==> flow/design.v <==
module alu_top(clk, a, b, op, out, carry_out, over_flow, zero);
input clk;
input [31:0] a, b;
input [2:0] op;
output reg [31:0] out;
output reg carry_out, over_flow, zero;
reg [31:0] a_r, b_r;
reg [2:0] op_r;
wire [31:0] alu_out;
wire alu_carry_out, alu_over_flow, alu_zero;
ALU alu_core(a_r, b_r, op_r, alu_out, alu_carry_out, alu_over_flow, alu_zero);
always @(posedge clk) begin
	a_r <= a;
	b_r <= b;
	op_r <= op;
	out <= alu_out;
	carry_out <= alu_carry_out;
	over_flow <= alu_over_flow;
	zero <= alu_zero;
end
endmodule

module xorgate(a, b, out);
output[31:0] out;
input wire[31:0] a, b;
generate  
genvar index;
for (index = 0; index<32; index = index + 1)
	begin: xorgen
		xor xor1(out[index], a[index], b[index]);
	end
endgenerate
endmodule
module andgate(a, b, out);
output[31:0] out;
input[31:0] a, b;
generate  
genvar index;
for (index = 0; index<32; index = index + 1)
	begin: andgen
		and and1(out[index], a[index], b[index]);  
	end
endgenerate
endmodule
module orgate(a, b, out);
output[31:0] out;
input[31:0] a, b;
generate  
genvar index;
for (index = 0; index<32; index = index + 1)
	begin: orgen
		or or1(out[index], a[index], b[index]);
	end
endgenerate
endmodule
module adder(sum, carryout, a, b, carryin);
output sum, carryout;
input a, b, carryin;
xor sumbit(sum, a, b, carryin);
and bc(b_c, b, carryin);
and ac(a_c, a, carryin);
and ab(a_b, a, b);
or cout(carryout, b_c, a_c, a_b);
endmodule
module adder32Bit(addo, carryout, over_flow, A, B, carry_in);
output[31:0] addo;  
output carryout;  
output over_flow;  
input[31:0] A;  
input[31:0] B;  
input carry_in;
wire[31:0] carry_oarray;
adder adder_init (addo[0], carry_oarray[0], A[0], B[0], carry_in);
adder adder1 (addo[1], carry_oarray[1], A[1], B[1], carry_oarray[0]);
generate  
genvar index;
for (index = 2; index<32; index = index + 1)
	begin: add32b
	adder addergen (addo[index], carry_oarray[index], A[index], B[index], carry_oarray[index-1]);
	end
endgenerate
assign carryout = carry_oarray[31];
wire abxor, abcoutxor;
xor xor1(abxor, A[31], B[31]);
xor xor2(abcoutxor, carryout, abxor);
xor xor3(over_flow, addo[31], abcoutxor);
endmodule 
module slt(sum, overflow, slto);
input[31:0] sum;
input overflow;
output slto;
xor slt_xor(slto, sum[31], overflow);
endmodule
module structuralMultiplexer(out, mux_command, ando, oro, xoro, addo, slto);
output[31:0] out;
input[2:0] mux_command;  
input[31:0] ando;  
input[31:0] oro;  
input[31:0] xoro;  
input[31:0] addo;  
input slto;  
wire[2:0] inv_command;
wire[31:0] enableand, enableor, enablexor, enableadd;  
wire enableslt;  
not notCommand0(inv_command[0], mux_command[0]);  
not notCommand1(inv_command[1], mux_command[1]);
not notCommand2(inv_command[2], mux_command[2]);
and slt_and(enableslt, slto, inv_command[2], mux_command[1], inv_command[0]);
generate
genvar index;
for (index = 0; index<32; index = index + 1)
	begin: muxgen 
		and ando_and(enableand[index], ando[index], inv_command[2], mux_command[1], mux_command[0]);  
		and oro_and(enableor[index], oro[index], mux_command[2], inv_command[1], inv_command[0]);  
		and xoro_and(enablexor[index], xoro[index], inv_command[2], inv_command[1], mux_command[0]);  
		and addo_and(enableadd[index], addo[index], inv_command[2], inv_command[1], inv_command[0]);  
		or or1(out[index], enableand[index],  enableor[index], enablexor[index], enableadd[index], enableslt);  
	end
endgenerate
endmodule
module LUT(mux_command, a_inv, b_inv, carry_in, allow_overflow, addr);
output reg[2:0] mux_command;
output reg a_inv;
output reg b_inv;
output reg carry_in;
output reg allow_overflow;
input[2:0] addr;
always @ (addr) begin
	case(addr)
	3'd0: begin mux_command = 3'b000; a_inv = 0; b_inv = 0; carry_in = 0; allow_overflow = 1; end  
	3'd1: begin mux_command = 3'b000; a_inv = 0; b_inv = 1; carry_in = 1; allow_overflow = 1; end  
	3'd2: begin mux_command = 3'b001; a_inv = 0; b_inv = 0; carry_in = 0; allow_overflow = 1; end  
	3'd3: begin mux_command = 3'b010; a_inv = 0; b_inv = 1; carry_in = 1; allow_overflow = 0; end  
	3'd4: begin mux_command = 3'b011; a_inv = 0; b_inv = 0; carry_in = 0; allow_overflow = 1; end  
	3'd6: begin mux_command = 3'b011; a_inv = 1; b_inv = 1; carry_in = 0; allow_overflow = 1; end  
	3'd7: begin mux_command = 3'b100; a_inv = 0; b_inv = 0; carry_in = 0; allow_overflow = 1; end  
	3'd5: begin mux_command = 3'b100; a_inv = 1; b_inv = 1; carry_in = 0; allow_overflow = 1; end  
default: $display("Please check inputs");
endcase
end
endmodule
module ALU(a, b, addr, out, carry_out, over_flow, zero);
input[31:0] a, b;
input[2:0] addr;  
output[31:0] out;
output carry_out, over_flow, zero;
wire carry_in, b_inv;  
wire a_inv, allow_overflow;  
wire[2:0] mux_command;
wire[31:0] A, B;  
wire[31:0] addo, xoro, ando, oro;
wire slto;
LUT lookuptable(mux_command, a_inv, b_inv, carry_in, allow_overflow, addr);
generate
genvar index;
for (index = 0; index<32; index = index + 1)
	begin: abinv_gen
		xor a_invgen(A[index], a[index], a_inv);  
		xor b_invgen(B[index], b[index], b_inv);  
	end
endgenerate
andgate and_gate(A, B, ando);  
orgate or_gate(A, B, oro);  
xorgate xor_gate(A, B, xoro);  
adder32Bit add_gate(addo, carry_out, over_flow, A, B, carry_in);  
slt slt_gate(addo, over_flow, slto);
and allowoverflow_and(overflow, over_flow, allow_overflow);
structuralMultiplexer mux_structure(out, mux_command, ando, oro, xoro, addo, slto);
wire[31:0] equal;
generate  
genvar index1;
for (index1 = 0; index1 <32; index1 = index1+1)begin
                nor nor1(equal[index1], out[index1], 0);
end
endgenerate
and and1(zero, equal[0], equal[1], equal[2], equal[3],equal[4],equal[5],equal[6],equal[7],equal[8],equal[9],equal[10],equal[11],equal[12],equal[13],equal[14],equal[15],equal[16],equal[17],equal[18],equal[19],equal[20],equal[21],equal[22],equal[23],equal[24],equal[25],equal[26],equal[27],equal[28],equal[29],equal[30],equal[31]);
endmodule
# [Step by step through the tools: alu_top]
# Tool output for the design above before and after an edit, in the order of the flow.
# "before" refers to lines of the RTL above, "after" to lines of the edited file.
# "diff" is "after" less "before", of the values as shown.
# Operators: Yosys type, input widths -> output width; for muxes data width and select width s.
# Library cell names are shortened.
# Not given: --
[design] top="alu_top" clk_port="clk" cell_library="sky130hd" lib_corner="tt_025C_1v80"

# [Edit of the RTL]
# The edit as a unified diff against the file above.
# The edited RTL no longer does the same as the RTL above: the edit was made by script, with no optimisation intended.
# begin of diff
@@ -1,8 +1,10 @@
-module alu_top(clk, a, b, op, out, carry_out, over_flow, zero);
+module alu_top(clk, a, b, op, out_pin, carry_out, over_flow, zero);
 input clk;
 input [31:0] a, b;
 input [2:0] op;
-output reg [31:0] out;
+output reg [31:0] out_pin;
 output reg carry_out, over_flow, zero;
+reg [31:0] out;
+always @(posedge clk) out_pin <= out;
 reg [31:0] a_r, b_r;
 reg [2:0] op_r;
@@ -20,5 +22,4 @@
 end
 endmodule
-
 module xorgate(a, b, out);
 output[31:0] out;
# end of diff

# [Word level]
# Yosys after proc, flatten, opt, wreduce and memory -nomap, before mapping. Enables and synchronous resets that opt folds into registers are not counted as muxes. Memory bits, and registers merged into a memory's read port (data or address), are not among the register bits. Print and check cells are not counted. Equal cells are merged and count once.
# Memory sizes are those after Yosys's memory passes, which may raise the word count (mostly to a power of two), join words into wider ones and drop unused or constant bits.
[classes] element="n_logic" before=904 after=904 diff=0
# Operator kinds equal on both sides are left out: 4.
[word_totals] element="mem_count" before=1 after=1 diff=0
[word_totals] element="romBits" before=56 after=56 diff=0
[word_totals] element="word_cells" before=911 after=912 diff=1
[word_totals] element="inputBits" before=68 after=68 diff=0
[word_totals] element="register_bits" before=99 after=131 diff=32
[word_totals] element="output_inout_bits" before=35 after=35 diff=0
[word_totals] element="clocked_rd_ports_x_width" before=7 after=7 diff=0
[mem_list] element="memory_list" before="8 x 7 bit 1R0W" after="8 x 7 bit 1R0W"

# [Depth]
# Longest topological path by Yosys (ltp), each cell counted once; first at word level (registers and memories cut), then after technology mapping (sequential cells cut; the memories' decode and read muxes count).
[depth] element="word_depth" before=136 after=136 diff=0
[depth] element="abc_area" before="0" after="0"
[depth] element="mapped_depth" before=45 after=45 diff=0
[depth] element="ltp_nobuf" before=42 after=42 diff=0

# [Mapped cells and area]
# Yosys stat after the flow's synthesis: flattened, memories mapped to cells. It holds for the ABC_AREA given above (unset counts as 0); a run with the other value may have another netlist.
[mapped] element="n_buf" before=38 after=36 diff=-2
[mapped] element="ff_cells" before=105 after=137 diff=32
[mapped] element="yosys_area_um2" before=6168.4 after=6849.1 diff=680.7
[mapped] element="mapped_cells" before=641 after=670 diff=29
[mapped] element="seqArea_um2" before=2102.0 after=2742.6 diff=640.6
[by_type] cell_type="dfxtp_1" before=105 after=137 diff=32
[by_type] cell_type="nor2_1" before=32 after=17 diff=-15
[by_type] cell_type="o21ai_0" before=45 after=33 diff=-12
[by_type] cell_type="a21oi_1" before=6 after=18 diff=12
[by_type] cell_type="a21o_1" before=1 after=8 diff=7
[by_type] cell_type="nand2_1" before=55 after=49 diff=-6
[by_type] cell_type="mux2_2" before=6 after=0 diff=-6
[by_type] cell_type="a221oi_1" before=3 after=9 diff=6
[by_type] cell_type="nand3_1" before=8 after=3 diff=-5
[by_type] cell_type="a222oi_1" before=7 after=2 diff=-5
[by_type] cell_type="o211ai_1" before=1 after=6 diff=5
[by_type] cell_type="inv_1" before=78 after=82 diff=4
[by_type] cell_type="a31oi_1" before=5 after=1 diff=-4
[by_type] cell_type="nor2b_1" before=5 after=9 diff=4
[by_type] cell_type="clkbuf_1" before=17 after=14 diff=-3
[by_type] cell_type="a22oi_1" before=8 after=5 diff=-3
[by_type] cell_type="a211o_1" before=1 after=4 diff=3
[by_type] cell_type="a221o_1" before=1 after=4 diff=3
# Cell types equal on both sides are left out: 9.
# Not every row of either side is listed.
# The figures by module come from a second, unflattened synthesis with its own total; it is not the netlist above.
[hier_totals] element="hier_cells" before=534 after=566 diff=32
[hier_totals] element="hier_area_um2" before=5755.5 after=6396.1 diff=640.6
# Each row is one instance without its submodules.
[by_module_before] mod="alu_top" cells=102 seq_area_um2=2042.0 n_inst=1 area_um2=2042.0
[by_module_before] mod="structuralMultiplexer" cells=203 seq_area_um2=0.0 n_inst=1 area_um2=1476.4
[by_module_before] mod="ALU" cells=83 seq_area_um2=0.0 n_inst=1 area_um2=775.7
[by_module_before] mod="adder" cells=1 seq_area_um2=0.0 n_inst=32 area_um2=20.0
[by_module_before] mod="xorgate" cells=32 seq_area_um2=0.0 n_inst=1 area_um2=280.3
[by_module_before] mod="andgate" cells=32 seq_area_um2=0.0 n_inst=1 area_um2=200.2
[by_module_before] mod="orgate" cells=32 seq_area_um2=0.0 n_inst=1 area_um2=200.2
[by_module_before] mod="LUT" cells=14 seq_area_um2=0.0 n_inst=1 area_um2=105.1
[by_module_before] mod="adder32Bit" cells=3 seq_area_um2=0.0 n_inst=1 area_um2=26.3
[by_module_before] mod="slt" cells=1 seq_area_um2=0.0 n_inst=1 area_um2=8.8
[by_module_after] mod="alu_top" cells=134 seq_area_um2=2682.6 n_inst=1 area_um2=2682.6
[by_module_after] mod="structuralMultiplexer" cells=203 seq_area_um2=0.0 n_inst=1 area_um2=1476.4
[by_module_after] mod="ALU" cells=83 seq_area_um2=0.0 n_inst=1 area_um2=775.7
[by_module_after] mod="adder" cells=1 seq_area_um2=0.0 n_inst=32 area_um2=20.0
[by_module_after] mod="xorgate" cells=32 seq_area_um2=0.0 n_inst=1 area_um2=280.3
[by_module_after] mod="andgate" cells=32 seq_area_um2=0.0 n_inst=1 area_um2=200.2
[by_module_after] mod="orgate" cells=32 seq_area_um2=0.0 n_inst=1 area_um2=200.2
[by_module_after] mod="LUT" cells=14 seq_area_um2=0.0 n_inst=1 area_um2=105.1
[by_module_after] mod="adder32Bit" cells=3 seq_area_um2=0.0 n_inst=1 area_um2=26.3
[by_module_after] mod="slt" cells=1 seq_area_um2=0.0 n_inst=1 area_um2=8.8

# [Timing after synthesis]
# Source: OpenSTA report_checks on the synthesized netlist (no wires, ideal clock, input and output delay 20% of the period each), path of least setup slack; recovery checks are left aside. Register names are those of the netlist, which keeps one name where synthesis merged equal registers.
[synth_timing] element="path_type" before="flip-flop to flip-flop" after="flip-flop to flip-flop"
[synth_timing] element="start" before="register (name not given)" after="register (name not given)"
[synth_timing] element="end" before="register zero" after="register zero"
[synth_timing] element="launch_ps" before=0 after=0 diff=0
[synth_timing] element="slack_ps" before=-1356 after=-1715 diff=-359
[synth_timing] element="setup_ps" before=61 after=73 diff=12
[synth_timing] element="arrival_time_ps" before=15795 after=16142 diff=347
[synth_timing] element="delay_ps" before=15856 after=16215 diff=359
[synth_timing] element="driving_pins" before=44 after=46 diff=2
[synth_timing] element="tclk_ps" before=14500 after=14500 diff=0
[synth_timing] element="n_path_buf" before=2 after=3 diff=1
[synth_timing] element="required_time_ps" before=14439 after=14427 diff=-12
[synth_timing] element="synth_period_reached_ps" before=15856 after=16215 diff=359
# "delay_ps" = arrival - input delay + setup time.
# "driving_pins" counts driving pins, that of a launching flip-flop among them; a cell with two outputs on the path counts twice.
# "synth_period_reached_ps" = period - worst setup slack (recovery checks aside). The figure is calculated, with input and output delays left at 20% of the set period.
# The rows between start and end are the longest chain of elaborated cells between them; the timing report does not say that the signal goes this way. Where chains are equally long, one stands for them.
# A line is the first line of the expression or statement that the cell stems from. Yosys adds cells for indexed reads and writes and turns some case tables into memories.
[synth_via_before] path_cell_list="dfxtp_1 clkbuf_1 buf_1 xor2_1 inv_1 fa_1 fa_1 fa_1 fa_1 fa_1 fa_1 fa_1 fa_1 fa_1 fa_1 fa_1 fa_1 fa_1 [8 not listed] fa_1 fa_1 fa_1 fa_1 fa_1 fa_1 fa_1 fa_1 fa_1 inv_1 fa_1 inv_1 fa_1 mux4_2 o21ai_0 nand4_1 a2111o_1 and4bb_1" elab_chain_len=136 cells_between=868 classes_between="logic: 868"
[synth_rtl_before] element="$xor 1x1->1"
[synth_rtl_before] element="$and 1x1->1"
[synth_rtl_before] element="$or 1x1->1 (2 in a row)"
[synth_rtl_before] element="$and 1x1->1"
[synth_rtl_before] element="$or 1x1->1 (2 in a row)"
[synth_rtl_before] element="$and 1x1->1"
[synth_rtl_before] element="$or 1x1->1 (2 in a row)"
[synth_rtl_before] element="[84 not listed]"
[synth_rtl_before] element="$and 1x1->1"
[synth_rtl_before] element="$or 1x1->1 (2 in a row)"
[synth_rtl_before] element="$xor 1x1->1 (3 in a row)"
[synth_rtl_before] element="$and 1x1->1 (3 in a row)"
[synth_rtl_before] element="$or 1x1->1"
[synth_rtl_before] element="$not 1->1"
[synth_rtl_before] element="$and 1x1->1 (31 in a row)"
[synth_rtl_before] element="to (decl)" line_no=6 rtl="output reg carry_out, over_flow, zero;"
[synth_via_after] path_cell_list="dfxtp_1 clkbuf_1 buf_1 xor2_1 inv_1 fa_1 fa_1 fa_1 fa_1 fa_1 fa_1 fa_1 fa_1 fa_1 fa_1 fa_1 fa_1 fa_1 [10 not listed] fa_1 fa_1 fa_1 fa_1 fa_1 fa_1 fa_1 inv_1 fa_1 inv_1 fa_1 or2b_1 buf_4 a21oi_2 a31o_1 or4b_1 or4_1 nor3_2" elab_chain_len=136 cells_between=868 classes_between="logic: 868"
[synth_rtl_after] element="$xor 1x1->1"
[synth_rtl_after] element="$and 1x1->1"
[synth_rtl_after] element="$or 1x1->1 (2 in a row)"
[synth_rtl_after] element="$and 1x1->1"
[synth_rtl_after] element="$or 1x1->1 (2 in a row)"
[synth_rtl_after] element="$and 1x1->1"
[synth_rtl_after] element="$or 1x1->1 (2 in a row)"
[synth_rtl_after] element="[84 not listed]"
[synth_rtl_after] element="$and 1x1->1"
[synth_rtl_after] element="$or 1x1->1 (2 in a row)"
[synth_rtl_after] element="$xor 1x1->1 (3 in a row)"
[synth_rtl_after] element="$and 1x1->1 (3 in a row)"
[synth_rtl_after] element="$or 1x1->1"
[synth_rtl_after] element="$not 1->1"
[synth_rtl_after] element="$and 1x1->1 (31 in a row)"
[synth_rtl_after] element="to (decl)" line_no=6 rtl="output reg carry_out, over_flow, zero;"

# [Path in the finished layout]
# Path of least setup slack in the final report of each run of pair 1 (OpenROAD, finished layout, wires in). Where an end is a register, its clock arrival counts in the times.
# The report prints the path's times to 10 ps; the period is as set.
[layout_timing] element="path_type" before="flip-flop to flip-flop" after="flip-flop to flip-flop"
[layout_timing] element="start" before="register (name not given)" after="register (name not given)"
[layout_timing] element="end" before="register zero" after="register zero"
[layout_timing] element="setup_ps" before=60 after=70 diff=10
[layout_timing] element="driving_pins" before=43 after=44 diff=1
[layout_timing] element="slack_ps" before=390 after=460 diff=70
[layout_timing] element="n_path_buf" before=1 after=1 diff=0
[layout_timing] element="launch_ps" before=350 after=420 diff=70
[layout_timing] element="tclk_ps" before=14200 after=14200 diff=0
[layout_timing] element="arrival_time_ps" before=14110 after=14090 diff=-20
[layout_timing] element="required_time_ps" before=14490 after=14550 diff=60
# The rows between start and end are the longest chain of elaborated cells between them; the timing report does not say that the signal goes this way. Where chains are equally long, one stands for them.
[layout_via_before] path_cell_list="dfxtp_2 xor2_2 inv_2 fa_2 fa_2 fa_2 fa_2 fa_2 fa_2 fa_2 fa_2 fa_2 fa_2 fa_2 fa_2 fa_2 fa_2 fa_2 [7 not listed] fa_2 fa_2 fa_2 fa_2 fa_2 fa_2 fa_2 fa_1 inv_1 fa_2 inv_1 fa_2 buf_4 mux4_2 nor2_2 nand3_1 o41ai_2 and4bb_1" elab_chain_len=136 cells_between=868 classes_between="logic: 868"
[layout_rtl_before] element="$xor 1x1->1"
[layout_rtl_before] element="$and 1x1->1"
[layout_rtl_before] element="$or 1x1->1 (2 in a row)"
[layout_rtl_before] element="$and 1x1->1"
[layout_rtl_before] element="$or 1x1->1 (2 in a row)"
[layout_rtl_before] element="$and 1x1->1"
[layout_rtl_before] element="$or 1x1->1 (2 in a row)"
[layout_rtl_before] element="[84 not listed]"
[layout_rtl_before] element="$and 1x1->1"
[layout_rtl_before] element="$or 1x1->1 (2 in a row)"
[layout_rtl_before] element="$xor 1x1->1 (3 in a row)"
[layout_rtl_before] element="$and 1x1->1 (3 in a row)"
[layout_rtl_before] element="$or 1x1->1"
[layout_rtl_before] element="$not 1->1"
[layout_rtl_before] element="$and 1x1->1 (31 in a row)"
[layout_rtl_before] element="to (decl)" line_no=6 rtl="output reg carry_out, over_flow, zero;"
[layout_via_after] path_cell_list="dfxtp_2 xor2_2 inv_2 fa_2 fa_2 fa_2 fa_2 fa_2 fa_2 fa_2 fa_2 fa_2 fa_2 fa_2 fa_2 fa_2 fa_2 fa_2 [8 not listed] fa_2 fa_2 fa_2 fa_2 fa_2 fa_2 fa_2 inv_2 fa_2 inv_1 fa_2 buf_4 and2_1 o311ai_1 o21ai_1 nand3b_1 or4_4 nor3_2" cells_between=868 classes_between="logic: 868"
[layout_rtl_after] element="to (decl)" line_no=6 rtl="output reg carry_out, over_flow, zero;"
# after: Chain of elaborated cells between the ends: none given.
# Nets of the timed path that keep an RTL name, with a line that drives or declares them; the list need not be complete.
[layout_nets_after] net="alu_core.mux_structure.out[17]" line_no=96 rtl="output[31:0] out;"

# [Flow runs]
# Runs of the flow (Yosys, OpenROAD) on both versions; the two runs of a pair have the same settings. The constraints put input and output delay at 20% of the set period each and load the outputs with 0.01 pF.
[settings_pair_1] CORE_UTILIZATION=40 period_ns=14.2 CAP_MARGIN=20 CORE_MARGIN=2 SLEW_MARGIN=20
[measured_pair_1] element="final_cell_area_um2" before=7958.9 after=8861.0 diff=902.1
[measured_pair_1] element="hold_ws_ps" before=887 after=319 diff=-568
[measured_pair_1] element="fin_util_pct" before=52.5 after=53.2 diff=0.7
[measured_pair_1] element="setup_ws_ps" before=387 after=461 diff=74
[measured_pair_1] element="design.die.area_um2" before=16430.1 after=18185.9 diff=1755.8
[measured_pair_1] element="post_synth_area_um2" before=6168.4 after=6849.1 diff=680.7
[measured_pair_1] element="timing.achieved_period_ps" before=13813 after=13739 diff=-74
[measured_pair_1] element="fin_tns_ps" before=0 after=0 diff=0
[measured_pair_1] element="total_power_w" before=0.001102 after=0.001392 diff=0.000290
[settings_pair_2] CAP_MARGIN=35 CELL_PAD_IN_SITES_GLOBAL_PLACEMENT=1 CORE_MARGIN=10 CORE_UTILIZATION=48 MAX_ROUTING_LAYER="met5" MIN_ROUTING_LAYER="met1" PLACE_DENSITY_LB_ADDON=0.01 SLEW_MARGIN=10 TNS_END_PERCENT=20 period_ns=9.9
[measured_pair_2] element="final_cell_area_um2" before=8366.8 after=9317.7 diff=950.9
[measured_pair_2] element="hold_ws_ps" before=884 after=324 diff=-560
[measured_pair_2] element="fin_util_pct" before=66.3 after=66.9 diff=0.6
[measured_pair_2] element="setup_ws_ps" before=-3576 after=-3667 diff=-91
[measured_pair_2] element="design.die.area_um2" before=17784.9 after=19446.3 diff=1661.4
[measured_pair_2] element="post_synth_area_um2" before=6168.4 after=6849.1 diff=680.7
[measured_pair_2] element="timing.achieved_period_ps" before=13476 after=13567 diff=91
[measured_pair_2] element="fin_tns_ps" before=-107976 after=-108174 diff=-198
[measured_pair_2] element="total_power_w" before=0.001593 after=0.002106 diff=0.000513
# "timing.achieved_period_ps" = clock period - worst setup slack. The figure is calculated, with input and output delays left at 20% of the set period.
# "total_power_w" rests on the timing tool's default activity at the inputs, not on a simulated workload.
